==> flow/design.v <==
module cordic(
    input signed [29:0] i_angle,
    input i_clk,
    input i_rst,
    input i_start,
    output signed [29:0] o_sin,
    output signed [29:0] o_cos,
    output o_done
);
localparam WD_EXT = 28;
localparam WD_INT = 62;
localparam START_VAL = 64'h26dd3b6a10d79a00;
localparam max_i = 8'd62;
reg signed [WD_INT+1:0] x;
reg signed [WD_INT+1:0] y; 
reg signed [WD_INT+1:0] z; 
reg signed [WD_INT+1:0] angle;
reg done;
assign o_done = done;
assign o_sin = y[(WD_INT+1):(WD_INT-WD_EXT)];
assign o_cos = x[(WD_INT+1):(WD_INT-WD_EXT)];
reg [7:0] i;
reg [7:0] state;
localparam 
    s_rst = 8'b0,
    s_work = 8'b1;
wire [WD_INT+1:0] atan [WD_INT:0];
assign atan[0] = 	63'h3243f6a8885a3000;
assign atan[1] = 	63'h1dac670561bb4f00;
assign atan[2] = 	63'hfadbafc96406e80;
assign atan[3] = 	63'h7f56ea6ab0bdb80;
assign atan[4] = 	63'h3feab76e59fbd40;
assign atan[5] = 	63'h1ffd55bba976250;
assign atan[6] = 	63'hfffaaadddb94d8;
assign atan[7] = 	63'h7fff5556eeea5c;
assign atan[8] = 	63'h3fffeaaab7776e;
assign atan[9] = 	63'h1ffffd5555bbbc;
assign atan[10] = 	63'hfffffaaaaadde;
assign atan[11] = 	63'h7fffff555556e;
assign atan[12] = 	63'h3fffffeaaaaaa;
assign atan[13] = 	63'h1ffffffd55554;
assign atan[14] = 	63'hfffffffaaaaa;
assign atan[15] = 	63'h7fffffff5554;
assign atan[16] = 	63'h3fffffffeaaa;
assign atan[17] = 	63'h1ffffffffd54;
assign atan[18] = 	63'hfffffffffaa;
assign atan[19] = 	63'h7fffffffff4;
assign atan[20] = 	63'h3fffffffffe;
assign atan[21] = 	63'h1fffffffffe;
assign atan[22] = 	63'hfffffffffe;
assign atan[23] = 	63'h7ffffffffe;
assign atan[24] = 	63'h3ffffffffe;
assign atan[25] = 	63'h1ffffffffe;
assign atan[26] = 	63'hffffffffe;
assign atan[27] = 	63'h800000000;
assign atan[28] = 	63'h400000000;
assign atan[29] = 	63'h200000000;
assign atan[30] = 	63'h100000000;
assign atan[31] = 	63'h80000000;
assign atan[32] = 	63'h40000000;
assign atan[33] = 	63'h20000000;
assign atan[34] = 	63'h10000000;
assign atan[35] = 	63'h8000000;
assign atan[36] = 	63'h4000000;
assign atan[37] = 	63'h2000000;
assign atan[38] = 	63'h1000000;
assign atan[39] = 	63'h800000;
assign atan[40] = 	63'h400000;
assign atan[41] = 	63'h200000;
assign atan[42] = 	63'h100000;
assign atan[43] = 	63'h80000;
assign atan[44] = 	63'h40000;
assign atan[45] = 	63'h20000;
assign atan[46] = 	63'h10000;
assign atan[47] = 	63'h8000;
assign atan[48] = 	63'h4000;
assign atan[49] = 	63'h2000;
assign atan[50] = 	63'h1000;
assign atan[51] = 	63'h800;
assign atan[52] = 	63'h400;
assign atan[53] = 	63'h200;
assign atan[54] = 	63'h100;
assign atan[55] = 	63'h80;
assign atan[56] = 	63'h40;
assign atan[57] = 	63'h20;
assign atan[58] = 	63'h10;
assign atan[59] = 	63'h8;
assign atan[60] = 	63'h4;
assign atan[61] = 	63'h2;
assign atan[62] = 	63'h1;
always @(posedge i_clk) begin
    if(i_rst) begin
        x <= 0;
        y <= 0;
        done <= 0;
        i <= 0;
        state <= s_rst;
    end
    else begin
        case (state)
            s_rst: begin
                if(i_start) begin
                    angle <= i_angle <<< (WD_INT-WD_EXT);
                    state <= s_work;
                    i <= 0;
                    x <= START_VAL;
                    y <= 0;
                    z <= 0;
                    done <= 0;
                end
            end
            s_work: begin
                if (z<=angle) begin
                    z <= z + atan[i];
                    x <= x - (y>>>i);
                    y <= y + (x>>>i);
                end
                else begin
                    z <= z - atan[i];
                    x <= x + (y>>>i);
                    y <= y - (x>>>i);
                end
                i <= i+1;
                if(i == max_i) begin
                    done <= 1'b1;
                    state <= s_rst;
                end
            end
        endcase
    end
end
endmodule
Reports on cordic

What the tools print for cordic, step after step.
Lines are those of the file above, counted from 1.
Library cell names are shortened.
A cell with - has no value.

Design top: cordic
Clock input: i_clk
Standard-cell library: sky130hd
Timing corner: tt_025C_1v80

Word-level counts

Source: Yosys, flattened and elaborated, memories not mapped. Widths are those after wreduce. Registers that Yosys merges into a memory's read port (data or address) are not register bits. Print and check cells do not count. Equal cells are merged and count once.

Output and inout port bits: 61
Input bits: 33
Bits in registers: 239

Order comparisons: 1
Add/subtract/negate cells: 7
Reductions and logical operators: 7
Bitwise gates (word level): 1
Shifts and indexed selects: 2
Equality and inequality tests: 66
Muxes and demuxes: 23

Operator list:

| cell                                                     | number |
| 64-bit parallel mux with 63-bit select                   | 1 |
| 64-bit two-way mux                                       | 11 |
| 64-bit parallel mux with 2-bit select                    | 3 |
| 64-bit adder                                             | 3 |
| 64-bit subtractor                                        | 3 |
| 6-bit == test with constant B                            | 31 |
| 64-bit by 8-bit >>> shifter with 64-bit output           | 2 |
| 6-bit by 5-bit == test with 1-bit output with constant B | 16 |
| 64-bit less-or-equal comparator                          | 1 |
| 6-bit by 4-bit == test with 1-bit output with constant B | 8 |
| 8-bit parallel mux with 2-bit select                     | 2 |
| 6-bit by 3-bit == test with 1-bit output with constant B | 4 |
| 8-bit two-way mux                                        | 3 |
| 6-bit by 2-bit == test with 1-bit output with constant B | 2 |
| 3-bit AND reduction                                      | 3 |
| 8-bit by 1-bit adder with 8-bit output with constant B   | 1 |
| 8-bit by 1-bit == test with 1-bit output with constant B | 1 |
| 8-bit by 6-bit == test with 1-bit output with constant B | 1 |
| 8-bit zero test                                          | 1 |
| 6-bit by 1-bit == test with 1-bit output with constant B | 1 |
| 6-bit zero test                                          | 1 |
| 2-bit inequality test with constant B                    | 2 |
| 2-bit AND reduction                                      | 1 |
| 2-bit nonzero test                                       | 1 |
| 1-bit parallel mux with 2-bit select                     | 1 |
| 1-bit two-way mux                                        | 2 |
| 1-bit NOT                                                | 1 |

Logic depth

Yosys ltp: most cells in a row. Word level: on the elaborated netlist, between registers, memories and ports. Mapped: between sequential cells and ports; inverters and the memories' decode and read muxes count.

Word-level depth: 8
ABC_AREA: 0
Depth in mapped cells: 39
Mapped depth without buffers: 31

Synthesis result

The flow's flattened synthesis, as Yosys stat reports it; memories are mapped. The netlist is that of the ABC_AREA named above (0 if unset); the other value can give another one.

Area of sequential cells: 0.0056054 mm²
Mapped cells: 4,699
Chip area (Yosys): 0.0345694 mm²
Mapped flip-flops: 233

Cell types:

| cell type | number | total area (µm²) |
| ha_1      | 232    | 2.9E+03 |
| edfxtp_1  | 94     | 2.82E+03 |
| dfxtp_1   | 139    | 2.78E+03 |
| nor2_1    | 534    | 2E+03 |
| a21oi_1   | 356    | 1.78E+03 |
| xnor2_1   | 198    | 1.73E+03 |
| nand2_1   | 411    | 1,542.73 |
| o21ai_0   | 296    | 1.48E+03 |
| xor2_1    | 151    | 1.32E+03 |
| a21o_1    | 134    | 1.01E+03 |
| mux2i_1   | 88     | 880.845 |
| mux2_2    | 77     | 867.082 |
| nor3_1    | 151    | 755.725 |
| a22oi_1   | 100    | 750.72 |
| o22ai_1   | 108    | 675.648 |
| nand3_1   | 131    | 655.629 |
| clkbuf_1  | 164    | 615.59 |
| buf_4     | 74     | 555.533 |

Other cell types: 102; their cells: 1261.

Path before layout

Path of least setup slack by OpenSTA after synthesis, without wires, with an ideal clock, recovery checks aside; 20% of the period is set as input and as output delay. Where synthesis merged equal registers, the netlist keeps one of their names.

Path kind: register to register
Start point: reg i[0]
End point: reg z[56]
Path delay: 7.740 ns
Path slack: 3.260 ns
Driving pins on the path: 37
Data arrival time: 7.474 ns
Period: 11.0 ns
Synthesis period reached: 7.74 ns

"path delay" is the arrival time less input delay plus setup time.
"driving pins on the path" counts driving pins, that of a launching flip-flop among them; a cell with two outputs on the path counts twice.
"synthesis period reached" is the clock period less the worst setup slack; recovery checks do not enter. This is arithmetic on one report: input and output delays are still those of the set period (20% each).
Between the ends stands the longest chain of elaborated cells between them, by number of cells; it is not shown to be the way that was timed. Of several equally long chains one is given.
Each line given opens the expression or statement behind the cell; cells for indexed reads and writes are added by Yosys, which also makes memories of some case tables.
At most two assigning lines are given for a register; there are more.

Path through: dfxtp_1 -> buf_6 -> buf_8 -> buf_8 -> buf_8 -> buf_6 -> buf_6 -> buf_8 -> inv_1 -> ha_1 -> or2_2 -> nand3_1 -> nand2_1 -> a2111oi_0 -> and4b_1 -> and3_1 -> nand3_1 -> nor3_1 -> and2_1 -> nand2_1 -> o21ai_0 -> xnor2_1 -> ha_1 -> a21o_1 -> a21o_1 -> a31oi_1 -> o211ai_1 -> a21o_1 -> a221oi_1 -> a41oi_1 -> a21oi_1 -> o21ai_0 -> a211o_1 -> a31o_2 -> a221oi_1 -> xor2_1 -> nor2_1
Length of the longest elaborated chain: 8

Ends and longest elaborated chain, post-synthesis:

| item                                   | RTL line | text |
| start, declared                        | 22       | `reg [7:0] i;` |
| start, assigned                        | 96       | `i <= 0;` |
| start, assigned                        | 123      | `i <= i+1;` |
| 6-bit == test                          | 119      | `z <= z - atan[i];` |
| 64-bit parallel mux with 63-bit select | 119      |  |
| 64-bit two-way mux                     | 113      | `if (z<=angle) begin` |
| 64-bit two-way mux                     | 100      | `case (state)` |
| 64-bit two-way mux                     | 92       | `if(i_rst) begin` |
| 64-bit subtractor                      | 119      |  |
| 64-bit two-way mux                     | 113      |  |
| 64-bit parallel mux with 2-bit select  | 100      |  |
| end, assigned                          | 114      | `z <= z + atan[i];` |
| end, assigned                          | 119      |  |
| end, declared                          | 16       | `reg signed [WD_INT+1:0] z;` |

Path in the finished layout

Path of least setup slack in the final report of stored run 2 (OpenROAD, finished layout, wires in). Where an end is a register, its clock arrival counts in the times.

Path kind: register to register
Start point: reg i[0]
End point: reg x[61]
Data arrival time: 7.92 ns
Driving pins on the path: 36
Period: 6.71 ns
Path slack: -0.60 ns

Between the ends stands the longest chain of elaborated cells between them, by number of cells; it is not shown to be the way that was timed. Of several equally long chains one is given.
At most two assigning lines are given for a register; there are more.

Path through: dfxtp_4 -> buf_12 -> buf_12 -> buf_16 -> buf_6 -> buf_6 -> o21a_1 -> a21o_1 -> a221o_1 -> a22o_1 -> nand3_2 -> a41o_1 -> or4b_4 -> buf_6 -> nor4b_4 -> buf_4 -> and3_4 -> nand2_4 -> nor2_4 -> nor2_1 -> a2bb2oi_2 -> ha_2 -> a21o_1 -> a21o_1 -> a21o_1 -> a221o_1 -> a21oi_1 -> nand3b_1 -> or3_4 -> a21bo_4 -> a31oi_4 -> o21bai_1 -> a21oi_2 -> o31ai_4 -> xnor2_1 -> a211oi_1
Length of the longest elaborated chain: 4

Ends and longest elaborated chain, after layout:

| item                                           | RTL line | text |
| start, declared                                | 22       | `reg [7:0] i;` |
| start, assigned                                | 96       | `i <= 0;` |
| start, assigned                                | 123      | `i <= i+1;` |
| 64-bit by 8-bit >>> shifter with 64-bit output | 120      | `x <= x + (y>>>i);` |
| 64-bit adder                                   | 120      |  |
| 64-bit two-way mux                             | 113      | `if (z<=angle) begin` |
| 64-bit parallel mux with 2-bit select          | 100      | `case (state)` |
| end, assigned                                  | 115      | `x <= x - (y>>>i);` |
| end, assigned                                  | 120      |  |
| end, declared                                  | 14       | `reg signed [WD_INT+1:0] x;` |

Record of 2 stored runs of the RTL-to-layout flow on cordic, platform sky130hd. The runs are unordered. Constraints: input delay and output delay 20% of the set period each, output load 0.01 pF.
"clock period reached" is the run's clock period less its worst setup slack. It is reckoned from that one timing run; input and output delays stay at 20% of the period that was set.
"time used up by the worst setup path" means the part of the period allowed to the worst setup path (the constraints hold back 20% at inputs and 20% at outputs) less its slack; where the path has registers, the arrival times of their clocks count too.
"total power after layout" rests on the timing tool's default activity at the inputs, not on a simulated workload.

## Stored run 1

==> flow/run.sh <==
#!/bin/bash
# the make line also repeats the synthesis and layout settings of config.mk as NAME=value (left out here)
make -C /OpenROAD-flow-scripts/flow DESIGN_CONFIG=/design/flow/config.mk WORK_HOME=/design/flow/orfs CLKGATE_MAP_FILE= finish
==> flow/config.mk <==
export PLATFORM = sky130hd
export DESIGN_NAME = cordic
export DESIGN_NICKNAME = cordic
export VERILOG_FILES = /design/flow/design.v
export SDC_FILE = /design/flow/constraint.sdc
export NUM_CORES = 4
export LEC_CHECK = 0
export CAP_MARGIN = 20
export CELL_PAD_IN_SITES_GLOBAL_PLACEMENT = 1
export CORE_ASPECT_RATIO = 0.78
export CORE_MARGIN = 7
export CORE_UTILIZATION = 43
export CTS_CLUSTER_DIAMETER = 225
export CTS_CLUSTER_SIZE = 88
export MAX_ROUTING_LAYER = met5
export MIN_ROUTING_LAYER = met2
export PLACE_DENSITY_LB_ADDON = 0.06
export SETUP_SLACK_MARGIN = 1.5
export SLEW_MARGIN = 25
export TNS_END_PERCENT = 70
==> flow/constraint.sdc <==
create_clock -name core_clock -period 9.76 [get_ports {i_clk}]
set_input_delay 1.9520 -clock core_clock [delete_from_list [all_inputs] [get_ports {i_clk}]]
set_output_delay 1.9520 -clock core_clock [all_outputs]
set_load 0.01 [all_outputs]

Stored run 1: incomplete, routing halted on GRT-0116

## Stored run 2

==> flow/run.sh <==
#!/bin/bash
# the make line also repeats the synthesis and layout settings of config.mk as NAME=value (left out here)
make -C /OpenROAD-flow-scripts/flow DESIGN_CONFIG=/design/flow/config.mk WORK_HOME=/design/flow/orfs CLKGATE_MAP_FILE= finish
==> flow/config.mk <==
export PLATFORM = sky130hd
export DESIGN_NAME = cordic
export DESIGN_NICKNAME = cordic
export VERILOG_FILES = /design/flow/design.v
export SDC_FILE = /design/flow/constraint.sdc
export NUM_CORES = 4
export LEC_CHECK = 0
export CAP_MARGIN = 20
export CORE_ASPECT_RATIO = 0.64
export CORE_MARGIN = 4
export CORE_UTILIZATION = 36
export CTS_CLUSTER_DIAMETER = 90
export PLACE_DENSITY_LB_ADDON = 0.19
export SETUP_SLACK_MARGIN = 1.96
export SLEW_MARGIN = 20
export TNS_END_PERCENT = 40
==> flow/constraint.sdc <==
create_clock -name core_clock -period 6.71 [get_ports {i_clk}]
set_input_delay 1.3420 -clock core_clock [delete_from_list [all_inputs] [get_ports {i_clk}]]
set_output_delay 1.3420 -clock core_clock [all_outputs]
set_load 0.01 [all_outputs]

| result of stored run 2 | value |
|---|---|
| post-synthesis cell area | 0.0345694 mm² |
| area inside the die boundary | 0.101172 mm² |
| standard-cell area of the final layout | 0.056867 mm² |
| utilization | 60.0 % |
| lowest setup slack | -0.605 ns |
| setup TNS | -17.821 ns |
| final worst hold slack | 0.511 ns |
| total power after layout | 17,094 µW |
| clock period reached | 7.315 ns |
| time used up by the worst setup path | 7.31 ns |
| critical path kind | register to register |
